==> flow/design.v <==
module s_mem(input logic [7:0] address, input logic clock, input logic [7:0] data,
             input logic wren, output logic [7:0] q);
    logic [7:0] mem [0:255];
    always_ff @(posedge clock) begin
        if (wren) begin
            mem[address] <= data;
            q <= data;
        end
        else q <= mem[address];
    end
endmodule
module init(input logic clk, input logic rst_n,
            input logic en, output logic rdy,
            output logic [7:0] addr, output logic [7:0] wrdata, output logic wren);
    logic high;
    logic [7:0] i;
    enum {WAIT,EXEC,DONE} state;
    always_ff @(posedge clk)begin
        if(rst_n == 0) begin
            state <= WAIT;
            high <= 0;
        end
        else unique case(state)
            WAIT:begin
                i <= 0;
                if(en) high <= 1;
                if(!en&& high)begin 
                    high <= 0;
                    state <= EXEC;
                end
            end
            EXEC:begin
                if(i<=255) begin
                    if(addr<255) state<= EXEC;
                    else state <= DONE;
                    i <= i+1;
                end
            end
            DONE:begin
                state <= WAIT;
                i<=0;
            end
        endcase 
    end
    always_comb begin
        wrdata = 0;
        addr = 0;
        rdy = 1;
        wren = 0;
        case(state)
            WAIT: begin
                wrdata = 0;
                addr = 0;
                if(!en&& high) rdy = 0;
                else rdy = 1;
                wren = 0;
            end
            EXEC:begin
                wrdata = i;
                addr = i;
                rdy = 0;
                if(en == 0)
                    wren = 1;
                else wren = 0;
            end
            DONE: begin
                wrdata = 0;
                addr = 0;
                rdy = 0;
                wren = 0;
            end
        endcase
    end
endmodule
module ksa(input logic clk, input logic rst_n,
           input logic en, output logic rdy,
           input logic [23:0] key,
           output logic [7:0] addr, input logic [7:0] rddata, output logic [7:0] wrdata, output logic wren);
    logic high;
    logic [7:0] i,j,si,sj,key0,key1,key2,temp_si;
    logic [3:0] what;
    enum {WAIT,RDSi,RDSj,WRSi,WRSj} state;
    always_ff @(posedge clk)begin
        if(rst_n == 0) begin
            state <= WAIT;
            high <= 0;
        end
        else unique case(state)
            WAIT:begin
                i <= 0;
                j <= 0;
                si <=0;
                sj <=0;
                if(en) high <= 1;
                if(!en && high)begin 
                    high <= 0;
                    state <= RDSi;
                end
            end
            RDSi:begin
                state <= RDSj;
            end
            RDSj:begin
                si <= rddata;
                case (i % 3)
                    0: j <= (j + temp_si + key[23:16]) % 256;  
                    1: j <= (j + temp_si + key[15:8]) % 256;   
                    2: j <= (j + temp_si + key[7:0]) % 256;   
                endcase
                state <= WRSj;
            end
            WRSj:begin 
                sj<=rddata;
                state <= WRSi;
            end
            WRSi:begin
                if(i<255) begin
                    state <= RDSi;
                    i <= i+1;
                end
                else state <= WAIT;
            end
        endcase 
    end
    always_comb begin
        temp_si = 0;
        wrdata = 0;
        addr = 0;
        rdy = 0;
        wren = 0;
        case(state)
            WAIT:begin
                wrdata = 0;
                addr = 0;
                rdy = 1;
                wren = 0;
            end
            RDSi:begin
                wrdata = 0;
                addr = i;
                rdy = 0;
                wren = 0;
            end
            RDSj:begin
                temp_si =rddata;
                wrdata = 0;
                case (i % 3)
                    0: addr = (j + temp_si + key[23:16]) % 256;  
                    1: addr = (j + temp_si + key[15:8]) % 256;   
                    2: addr = (j + temp_si + key[7:0]) % 256;   
                endcase
                rdy = 0;
                wren = 0;
            end
            WRSj:begin
                wrdata = si;
                addr = j;
                rdy = 0;
                wren = 1;
            end
            WRSi:begin
                wrdata = sj;
                addr = i;
                rdy = 0;
                wren = 1;
            end
        endcase
    end
endmodule
module prga(input logic clk, input logic rst_n,
            input logic en, output logic rdy,
            input logic [23:0] key,
            output logic [7:0] s_addr, input logic [7:0] s_rddata, output logic [7:0] s_wrdata, output logic s_wren,
            output logic [7:0] ct_addr, input logic [7:0] ct_rddata,
            output logic [7:0] pt_addr, input logic [7:0] pt_rddata, output logic [7:0] pt_wrdata, output logic pt_wren);
    logic high;
    logic [7:0] pad [255:0];
    logic [7:0] i,j,k,si,sj,msg_len,ctk,temp_si;
    logic [3:0] what;
    enum {WAIT,RDSi,RDSj,WRSi,WRSj,SETj,GETSj,MSG_LEN,GET_LEN,PADk,RDPADk, 
    PT_LEN,RDCTk, GETCTk, WRPTk} state;
    always_ff @(posedge clk)begin
        if(rst_n == 0) begin
            state <= WAIT;
            high <= 0;
        end
        else unique case(state)
            WAIT:begin
                i <= 0;
                j <= 0;
                k <= 1;
                si <=0;
                sj <=0;
                pad[i] <= 8'h0;
                if(en) high <= 1;
                if(!en && high)begin 
                    high <= 0;
                    state <= MSG_LEN;
                end
            end
            MSG_LEN:begin
                state <= GET_LEN;
            end
            GET_LEN:begin
                msg_len <= ct_rddata;
                state <=RDSi;
            end
            RDSi:begin
                if(msg_len != 0) begin 
                    i <= (i+1) % 256;
                end
                state <=SETj;
            end
            SETj:begin
                si <= s_rddata;
                j <= (j + temp_si) % 256; 
                state <= RDSj;
            end
            RDSj:begin
                state <= GETSj;
            end
            GETSj:begin
                sj<=s_rddata;
                state <= WRSj;
            end
            WRSj:begin 
                state <= WRSi;
            end
            WRSi:begin
                state <= RDPADk;
            end
            RDPADk:begin
                state <= PADk;
            end
            PADk:begin
                pad[k] <= s_rddata;
                if(k<msg_len) begin
                    state <= RDSi;
                    k <= k + 1;
                end
                else begin
                    state <= PT_LEN;
                    k<=1;
                end
            end
            PT_LEN:begin
               if(msg_len == 0) state <= WAIT;
               else state <= RDCTk;
            end
            RDCTk:begin
                state <= GETCTk;
            end
            GETCTk:begin
                ctk <= ct_rddata;
                state <= WRPTk;
            end
            WRPTk:begin
                if(k<msg_len) begin
                    state <= RDCTk;
                    k <= k + 1;
                end
                else state <= WAIT;
            end
        endcase 
    end
    always_comb begin
        s_wrdata = 8'b0;
        s_addr = 8'b0;
        s_wren = 1'b0;
        ct_addr = 8'b0;
        pt_wrdata = 8'b0;
        pt_addr = 8'b0;
        pt_wren = 1'b0;
        rdy = 1'b0;
        temp_si = 0;
        case(state)
            WAIT:begin
                s_wrdata = 0;
                s_addr = 0;
                rdy = 1;
                s_wren = 0;
            end
            MSG_LEN:begin
                ct_addr = i;
                rdy = 0;
            end
            GET_LEN:begin
                ct_addr = i;
                rdy = 0;
            end
            RDSi:begin
                s_wrdata = 0;
                s_addr = (i+1) % 256;
                rdy = 0;
                s_wren = 0;
            end
            SETj:begin
                temp_si = s_rddata;
                s_wrdata = 0;
                s_addr = i;
                rdy = 0;
                s_wren = 0;
            end
            RDSj:begin
                s_wrdata = 0;
                s_addr = j;
                rdy = 0;
                s_wren = 0;
            end
            GETSj:begin
                s_wrdata = 0;
                s_addr = j;
                rdy = 0;
                s_wren = 0;
            end
            WRSj:begin
                s_wrdata = si;
                s_addr = j;
                rdy = 0;
                s_wren = 1;
            end
            WRSi:begin
                s_wrdata = sj;
                s_addr = i;
                rdy = 0;
                s_wren = 1;
            end
            RDPADk:begin
                s_wrdata = 0;
                s_addr = (sj+si) % 256;
                rdy = 0;
                s_wren = 0;
            end
            PADk:begin
                s_wrdata = 0;
                s_addr = (sj+si) % 256;
                rdy = 0;
                s_wren = 0;
            end
            PT_LEN:begin
                pt_wrdata = msg_len;
                pt_addr = 0;
                rdy = 0;
                pt_wren = 1;
            end
            RDCTk:begin
                ct_addr = k;
                rdy = 0;
            end
            GETCTk:begin
                ct_addr = k;
                rdy = 0;
            end
            WRPTk:begin
                pt_wrdata = pad[k] ^ ctk; 
                pt_addr = k;
                rdy = 0;
                pt_wren = 1;
            end
        endcase
    end
endmodule
module arc4(input logic clk, input logic rst_n,
            input logic en, output logic rdy,
            input logic [23:0] key,
            output logic [7:0] ct_addr, input logic [7:0] ct_rddata,
            output logic [7:0] pt_addr, input logic [7:0] pt_rddata, output logic [7:0] pt_wrdata, output logic pt_wren);
    logic[7:0] ADDR,WRDATA,Q,ksaADDR,ksaWRDATA,initADDR,initWRDATA,
    prgaADDR,prgaWRDATA;
    logic WREN,ksaWREN,initWREN,initEN,ksaEN,ksaRDY,initRDY,
    prgaEN,prgaRDY,prgaWREN;
    logic high,startflag,initflag,ksaflag,prgaflag;
    enum {WAIT,EXEC,DONE} state;
    always_ff @(posedge clk)begin
        if(rst_n == 0) begin
            state <= WAIT;
            high <= 0; startflag <= 0; initflag <= 0; ksaflag <= 0; prgaflag <= 0;
            initEN <= 0; ksaEN <= 0; prgaEN <= 0;
        end
        else unique case(state)
            WAIT:begin
                if(en) high <= 1;
                if(!en&& high)begin 
                    high <= 0;
                    state <= EXEC;
                    startflag<=1;
                end
            end
            EXEC:begin
                if(startflag) begin 
                    initEN <= 1;
                    startflag <=0;
                end                   
                else initEN <= 0;
                if(!initRDY) initflag <= 1;
                if(initflag && initRDY) begin 
                    initflag <= 0;
                    ksaEN <=1;
                end
                else ksaEN <= 0;
                if(!ksaRDY) ksaflag <= 1;
                if(ksaflag && ksaRDY) begin 
                    ksaflag <= 0;
                    prgaEN <=1;
                end
                else prgaEN <= 0;
                if(!prgaRDY) prgaflag <= 1;
                if(prgaflag && prgaRDY) begin 
                    prgaflag <= 0;
                    state <= WAIT;
                end
                else state <= EXEC;
            end
        endcase 
    end
    always_comb begin
        case(state)
            WAIT: rdy = 1;
            EXEC: rdy = 0;
            default: rdy = 1;
        endcase
    end
    assign WREN = (initRDY & ksaRDY) ? prgaWREN:(initRDY ? ksaWREN : initWREN);
    assign ADDR = (initRDY & ksaRDY) ? prgaADDR:(initRDY ? ksaADDR : initADDR);
    assign WRDATA = (initRDY & ksaRDY) ? prgaWRDATA:(initRDY ? ksaWRDATA : initWRDATA);
    s_mem s(.address(ADDR), .clock(clk), .data(WRDATA), .wren(WREN), .q(Q));
    init i(.clk(clk), .rst_n(rst_n), .en(initEN), .rdy(initRDY),
        .addr(initADDR),.wrdata(initWRDATA),.wren(initWREN));
    ksa k(.clk(clk),.rst_n(rst_n),
        .en(ksaEN), .rdy(ksaRDY),
        .key(key), .addr(ksaADDR), .rddata(Q), .wrdata(ksaWRDATA), .wren(ksaWREN));
    prga p(.clk(clk), .rst_n(rst_n), .en(prgaEN), .rdy(prgaRDY),.key(key),.s_addr(prgaADDR),.s_rddata(Q),
    .s_wrdata(prgaWRDATA),.s_wren(prgaWREN),.ct_addr(ct_addr), .ct_rddata(ct_rddata), .pt_addr(pt_addr), .pt_rddata(pt_rddata), 
    .pt_wrdata(pt_wrdata), .pt_wren(pt_wren));
endmodule
Memo
Re: synthesis data of arc4

## From RTL to reports: arc4

Each step is given for the RTL above and for the edited RTL.
Lines under "original" count in the file above, lines under "edited" in the edited file.
"difference": "edited" minus "original" as printed here.
Operators: Yosys type, input widths -> output width; for muxes data width and select width s.
Library cell names are shortened.
Not given: --

- Design top: arc4
- Clock input: clk
- Cell library: sky130hd
- Library corner: tt_025C_1v80

## The edit

Unified diff, file above to edited file.
The edited RTL no longer does the same as the RTL above: the edit was made by script, with no optimisation intended.

```diff
@@ -425,6 +425,14 @@
     assign WRDATA = (initRDY & ksaRDY) ? prgaWRDATA:(initRDY ? ksaWRDATA : initWRDATA);
     s_mem s(.address(ADDR), .clock(clk), .data(WRDATA), .wren(WREN), .q(Q));
-    init i(.clk(clk), .rst_n(rst_n), .en(initEN), .rdy(initRDY),
-        .addr(initADDR),.wrdata(initWRDATA),.wren(initWREN));
+    wire initRDY_0, initRDY_1;
+    wire initWREN_0, initWREN_1;
+    wire [7:0] initWRDATA_0, initWRDATA_1;
+    init i(.clk(clk), .rst_n(rst_n), .en(initEN), .rdy(initRDY_0),
+        .addr(initADDR),.wrdata(initWRDATA_0),.wren(initWREN_0));
+    init i_twin (.clk(clk), .rst_n(rst_n), .en(~initEN), .rdy(initRDY_1), .wrdata(initWRDATA_1),
+        .wren(initWREN_1));
+    assign initRDY = initRDY_0 ^ initRDY_1;
+    assign initWREN = initWREN_0 ^ initWREN_1;
+    assign initWRDATA = initWRDATA_0 ^ initWRDATA_1;
     ksa k(.clk(clk),.rst_n(rst_n),
         .en(ksaEN), .rdy(ksaRDY),
```

## Elaborated design

Counts by Yosys on the flattened word-level netlist (proc, flatten, opt, wreduce; memories kept). Print and check cells are left out. Cells with the same type and inputs are merged into one.
Memory sizes are those after Yosys's memory passes, which may raise the word count (mostly to a power of two), join words into wider ones and drop unused or constant bits.

Bit counts:

| item | original | edited | difference |
|---|---|---|---|
| memories kept | 2 | 2 | 0 |
| word width x clocked read ports | 16 | 16 | 0 |
| bits in registers | 235 | 276 | +41 |
| input bits | 43 | 43 | 0 |
| bits in writable memories | 4096 | 4096 | 0 |
| output and inout port bits | 26 | 26 | 0 |

Memories:

| item | original | edited |
|---|---|---|
| words x width with read and write ports | p.pad 256 x 8 bit 1R1W; s.mem 256 x 8 bit 1R1W | p.pad 256 x 8 bit 1R1W; s.mem 256 x 8 bit 1R1W |

Operators by class:

| item | original | edited | difference |
|---|---|---|---|
| eq/ne operators | 35 | 40 | +5 |
| bitwise gates (word level) | 2 | 5 | +3 |
| $lt $le $gt $ge | 4 | 6 | +2 |
| add/sub/neg operators | 14 | 15 | +1 |
| mux-type cells | 94 | 107 | +13 |
| divide/modulo/power cells | 1 | 1 | 0 |
| reduce/logical cells | 70 | 79 | +9 |

Operators with widths:

| cell | original | edited | difference |
|---|---|---|---|
| $mux 1 | 35 | 40 | +5 |
| $ne 2x1->1 const B | 7 | 10 | +3 |
| $mux 8 | 24 | 26 | +2 |
| $reduce_or 2->1 | 10 | 12 | +2 |
| $reduce_and 3->1 | 6 | 8 | +2 |
| $mux 32 | 5 | 7 | +2 |
| $xor 1x1->1 | 0 | 2 | +2 |
| $reduce_and 2->1 | 16 | 17 | +1 |
| $pmux 8 s2 | 13 | 14 | +1 |
| $reduce_bool 2->1 | 12 | 13 | +1 |
| $logic_and 1x1->1 | 7 | 8 | +1 |
| $eq 32x2->1 const B | 6 | 7 | +1 |
| $eq 32x1->1 const B | 5 | 6 | +1 |
| $logic_not 32->1 | 5 | 6 | +1 |
| $add 8x1->8 const B | 4 | 5 | +1 |
| $pmux 1 s2 | 4 | 5 | +1 |
| $lt 8x8->1 const B | 2 | 3 | +1 |
| $reduce_bool 3->1 | 2 | 3 | +1 |
| $le 8x8->1 const B | 1 | 2 | +1 |
| $mux 2 | 1 | 2 | +1 |
| $pmux 32 s3 | 1 | 2 | +1 |
| $xor 8x8->8 | 1 | 2 | +1 |

Operator kinds equal on both sides are left out: 22.

## Logic depth

Depth = most cells in a row (Yosys ltp): at word level without a register or memory, in the mapped netlist without a sequential cell, where the memories' decode and read muxes count.

Logic depth:

| item | original | edited | difference |
|---|---|---|---|
| word-level depth | 7 | 8 | +1 |
| ABC_AREA | 0 | 0 | -- |
| mapped depth | 40 | 38 | -2 |

## After synthesis

Yosys stat after the flow's synthesis: flattened, memories mapped to cells. It holds for the ABC_AREA given above (unset counts as 0); a run with the other value may have another netlist.

Synthesis totals:

| item | original | edited | difference |
|---|---|---|---|
| cells in the netlist | 7595 | 7615 | +20 |
| mapped flip-flops | 4244 | 4256 | +12 |
| cell area after synthesis (µm²) | 168502.9 | 168615.5 | +112.6 |
| area of sequential cells (µm²) | 126921.7 | 127242.0 | +320.3 |

Cells by type:

| cell type | original | edited | difference |
|---|---|---|---|
| nor2_1 | 319 | 476 | +157 |
| nor3_1 | 231 | 133 | -98 |
| nor4_1 | 39 | 7 | -32 |
| nand2_1 | 156 | 183 | +27 |
| buf_6 | 17 | 3 | -14 |
| xnor2_1 | 47 | 59 | +12 |
| buf_4 | 17 | 5 | -12 |
| buf_1 | 121 | 111 | -10 |
| nand2b_1 | 32 | 23 | -9 |
| a21o_1 | 26 | 17 | -9 |
| edfxtp_1 | 4192 | 4200 | +8 |
| o221ai_1 | 1 | 9 | +8 |
| and2_1 | 99 | 92 | -7 |
| buf_2 | 30 | 37 | +7 |
| a22o_1 | 16 | 9 | -7 |
| o31ai_1 | 11 | 4 | -7 |
| a221o_1 | 14 | 8 | -6 |
| xor2_1 | 25 | 30 | +5 |

Cell types equal on both sides are left out: 19.
The list need not be complete.
By module: a second synthesis without flattening, with its own total; a netlist apart from the flattened one above.

Unflattened totals:

| item | original | edited | difference |
|---|---|---|---|
| cell total of the unflattened synthesis | 8622 | 8703 | +81 |
| area total of the unflattened synthesis (µm²) | 169415.0 | 170289.6 | +874.6 |

Rows give one instance, submodules left out.

By module, original:

| module | cells | area (µm²) | instances |
|---|---|---|---|
| prga | 4279 | 84360.9 | 1 |
| s_mem | 3733 | 79556.3 | 1 |
| ksa | 443 | 4080.2 | 1 |
| arc4 | 96 | 725.7 | 1 |
| init | 71 | 691.9 | 1 |

By module, edited:

| module | cells | area (µm²) | instances |
|---|---|---|---|
| prga | 4279 | 84360.9 | 1 |
| s_mem | 3733 | 79556.3 | 1 |
| ksa | 443 | 4080.2 | 1 |
| init | 71 | 691.9 | 2 |
| arc4 | 106 | 908.4 | 1 |

## Worst setup path after synthesis

Source: OpenSTA report_checks on the synthesized netlist (no wires, ideal clock, input and output delay 20% of the period each), path of least setup slack; recovery checks are left aside. Register names are those of the netlist, which keeps one name where synthesis merged equal registers.

Timing path after synthesis:

| item | original | edited | difference |
|---|---|---|---|
| path type | register to register | register to register | -- |
| from | register i.state | register i_twin.state | -- |
| to | memory s.mem[0][3] | memory s.mem[0][6] | -- |
| driving pins on the path | 7 | 10 | +3 |
| time at the first pin (ns) | 0.000 | 0.000 | 0.000 |
| buffers on the path | 2 | 2 | 0 |
| clock period (ns) | 12.0 | 12.0 | 0.0 |
| path slack (ns) | 1.889 | -2.323 | -4.212 |
| path delay (ns) | 10.111 | 14.323 | +4.212 |
| arrival (ns) | 8.481 | 12.077 | +3.596 |
| period reached after synthesis (ns) | 10.111 | 14.323 | +4.212 |

"path delay" = arrival - input delay + setup time.
"driving pins on the path": output pins that drive a net of the path, with the launching flip-flop's if there is one; two outputs of one cell count as two.
"period reached after synthesis" = period - worst setup slack (recovery checks aside). The figure is calculated, with input and output delays left at 20% of the set period.
Where an end lacks its bit number, it is one bit of the signal, or one of the new flip-flops if synthesis recoded a state register.
A register here has more assigning lines than the two given.

Between the ends, after synthesis, original:
- Cells stage by stage: dfxtp_1 > or2_2 > clkbuf_1 > o21ai_1 > and2_1 > clkbuf_1 > a22oi_1

Ends and longest elaborated chain, after synthesis, original:

| item | line | text |
|---|---|---|
| start, declared | 17 | `enum {WAIT,EXEC,DONE} state;` |
| start, assigned | 20 | `state <= WAIT;` |
| start, assigned | 29 | `state <= EXEC;` |
| end, declared | 3 | `logic [7:0] mem [0:255];` |

original: No chain of elaborated cells between the ends is given.

Between the ends, after synthesis, edited:
- Cells stage by stage: dfxtp_1 > or2_2 > clkbuf_1 > nor2_1 > a21oi_1 > xor2_1 > nand2b_1 > clkbuf_1 > a221oi_1 > a211oi_1

Ends and longest elaborated chain, after synthesis, edited:

| item | line | text |
|---|---|---|
| start, declared | 17 | `enum {WAIT,EXEC,DONE} state;` |
| start, assigned | 20 | `state <= WAIT;` |
| start, assigned | 29 | `state <= EXEC;` |
| end, declared | 3 | `logic [7:0] mem [0:255];` |

edited: No chain of elaborated cells between the ends is given.

## Timing after layout

Path of least setup slack in the final report of each run of pair A (OpenROAD, finished layout, wires in). Where an end is a register, its clock arrival counts in the times.

Timing path post-layout:

| item | original | edited | difference |
|---|---|---|---|
| path type | register to register | register to register | -- |
| from | register k.i[7] | register k.i[7] | -- |
| to | memory s.mem[233][1] | memory s.mem[88][4] | -- |
| arrival (ns) | 10.85 | 11.00 | +0.15 |
| time at the first pin (ns) | 1.01 | 1.02 | +0.01 |
| clock period (ns) | 10.8 | 10.8 | 0.0 |
| path slack (ns) | 0.65 | 0.43 | -0.22 |
| driving pins on the path | 36 | 34 | -2 |
| buffers on the path | 2 | 1 | -1 |

The rows between start and end are the longest chain of elaborated cells between them; the timing report does not say that the signal goes this way. Where chains are equally long, one stands for them.
Each line given opens the expression or statement behind the cell; cells for indexed reads and writes are added by Yosys, which also makes memories of some case tables.

Between the ends, post-layout, original:
- Cells stage by stage: edfxtp_1 > ha_1 > or4bb_1 > o211ai_2 > a21oi_1 > a32o_1 > a21oi_1 > inv_1 > ha_1 > a211oi_1 > mux2_1 > o311ai_1 > xnor2_2 > inv_2 > ha_1 > nor3_1 > o211ai_1 > o21ai_1 > o2111ai_2 > mux2_2 > o21ai_2 > and2_1 > a221o_1 > ha_1 > a21o_1 > a21o_1 > xnor2_1 > nand2_1 > nand2_1 > a31oi_1 > o21bai_1 > nand2b_4 > buf_4 > nand2b_1 > nor3_1 > buf_4
- Cells in the longest elaborated chain: 7
- Elaborated cells on any way between the ends: 9
- Classes of those cells: div: 1; eq/ne: 2; mux: 5; reduce/logical: 1

Ends and longest elaborated chain, post-layout, original:

| item | line | text |
|---|---|---|
| start, declared | 80 | `logic [7:0] i,j,si,sj,key0,key1,key2,temp_si;` |
| start, assigned | 90 | `i <= 0;` |
| start, assigned | 119 | `i <= i+1;` |
| $mod 8x2->32 | 147 | `case (i % 3)` |
| $eq 32x2->1 | 147 |  |
| $pmux 8 s3 | 147 |  |
| $pmux 8 s3 | 131 | `case(state)` |
| $mux 8 x2 | 424 | `assign ADDR = (initRDY & ksaRDY) ? prgaADDR:(initRDY ? ksaADDR : initADDR);` |
| $mux 8 | 5 | `if (wren) begin` |
| end, declared | 3 | `logic [7:0] mem [0:255];` |

Between the ends, post-layout, edited:
- Cells stage by stage: edfxtp_1 > ha_1 > and4bb_1 > a221oi_2 > o21ai_2 > a31oi_1 > nor2_1 > a221o_1 > ha_1 > a31o_2 > or3_1 > nor4_2 > nor3_1 > ha_1 > a21o_1 > a221o_1 > or3_1 > a22oi_4 > nor2_1 > and2_1 > a221o_1 > ha_1 > a21o_1 > a21oi_1 > o21bai_1 > a21oi_1 > o21bai_1 > a21oi_1 > xnor2_1 > xnor2_1 > buf_4 > xor2_1 > o211ai_2 > nor2_1
- Cells in the longest elaborated chain: 7
- Elaborated cells on any way between the ends: 9
- Classes of those cells: div: 1; eq/ne: 2; mux: 5; reduce/logical: 1

Ends and longest elaborated chain, post-layout, edited:

| item | line | text |
|---|---|---|
| start, declared | 80 | `logic [7:0] i,j,si,sj,key0,key1,key2,temp_si;` |
| start, assigned | 90 | `i <= 0;` |
| start, assigned | 119 | `i <= i+1;` |
| $mod 8x2->32 | 147 | `case (i % 3)` |
| $eq 32x2->1 | 147 |  |
| $pmux 8 s3 | 147 |  |
| $pmux 8 s3 | 131 | `case(state)` |
| $mux 8 x2 | 424 | `assign ADDR = (initRDY & ksaRDY) ? prgaADDR:(initRDY ? ksaADDR : initADDR);` |
| $mux 8 | 5 | `if (wren) begin` |
| end, declared | 3 | `logic [7:0] mem [0:255];` |

## Layout results

Runs of the flow (Yosys, OpenROAD) on both versions; the two runs of a pair have the same settings. The constraints put input and output delay at 20% of the set period each and load the outputs with 0.01 pF.

Flow settings, pair A:
- CORE_UTILIZATION: 30
- PLACE_DENSITY: 0.5
- period_ns: 10.8
- CAP_MARGIN: 20
- CORE_MARGIN: 2
- SLEW_MARGIN: 20

Measured results, pair A:

| item | original | edited | difference |
|---|---|---|---|
| total power of the final layout (mW) | 33.611 | 33.435 | -0.176 |
| full die area (µm²) | 567687.0 | 568064.0 | +377.0 |
| utilization in the final report | 0.349 | 0.348 | -0.001 |
| post-synthesis cell area (µm²) | 168502.9 | 168615.5 | +112.6 |
| smallest setup slack (ns) | 0.648 | 0.430 | -0.218 |
| total negative slack on setup checks (ns) | 0.000 | 0.000 | 0.000 |
| standard-cell area after layout (µm²) | 195376.0 | 195175.0 | -201.0 |
| period reached (ns) | 10.152 | 10.370 | +0.218 |

"period reached" means the clock period less the worst setup slack. The figure is calculated, with input and output delays left at 20% of the set period.
By "total power of the final layout" is meant OpenSTA's value without simulated activity: inputs other than the clock are taken to toggle once in ten clock periods, and the tool carries that through the logic.
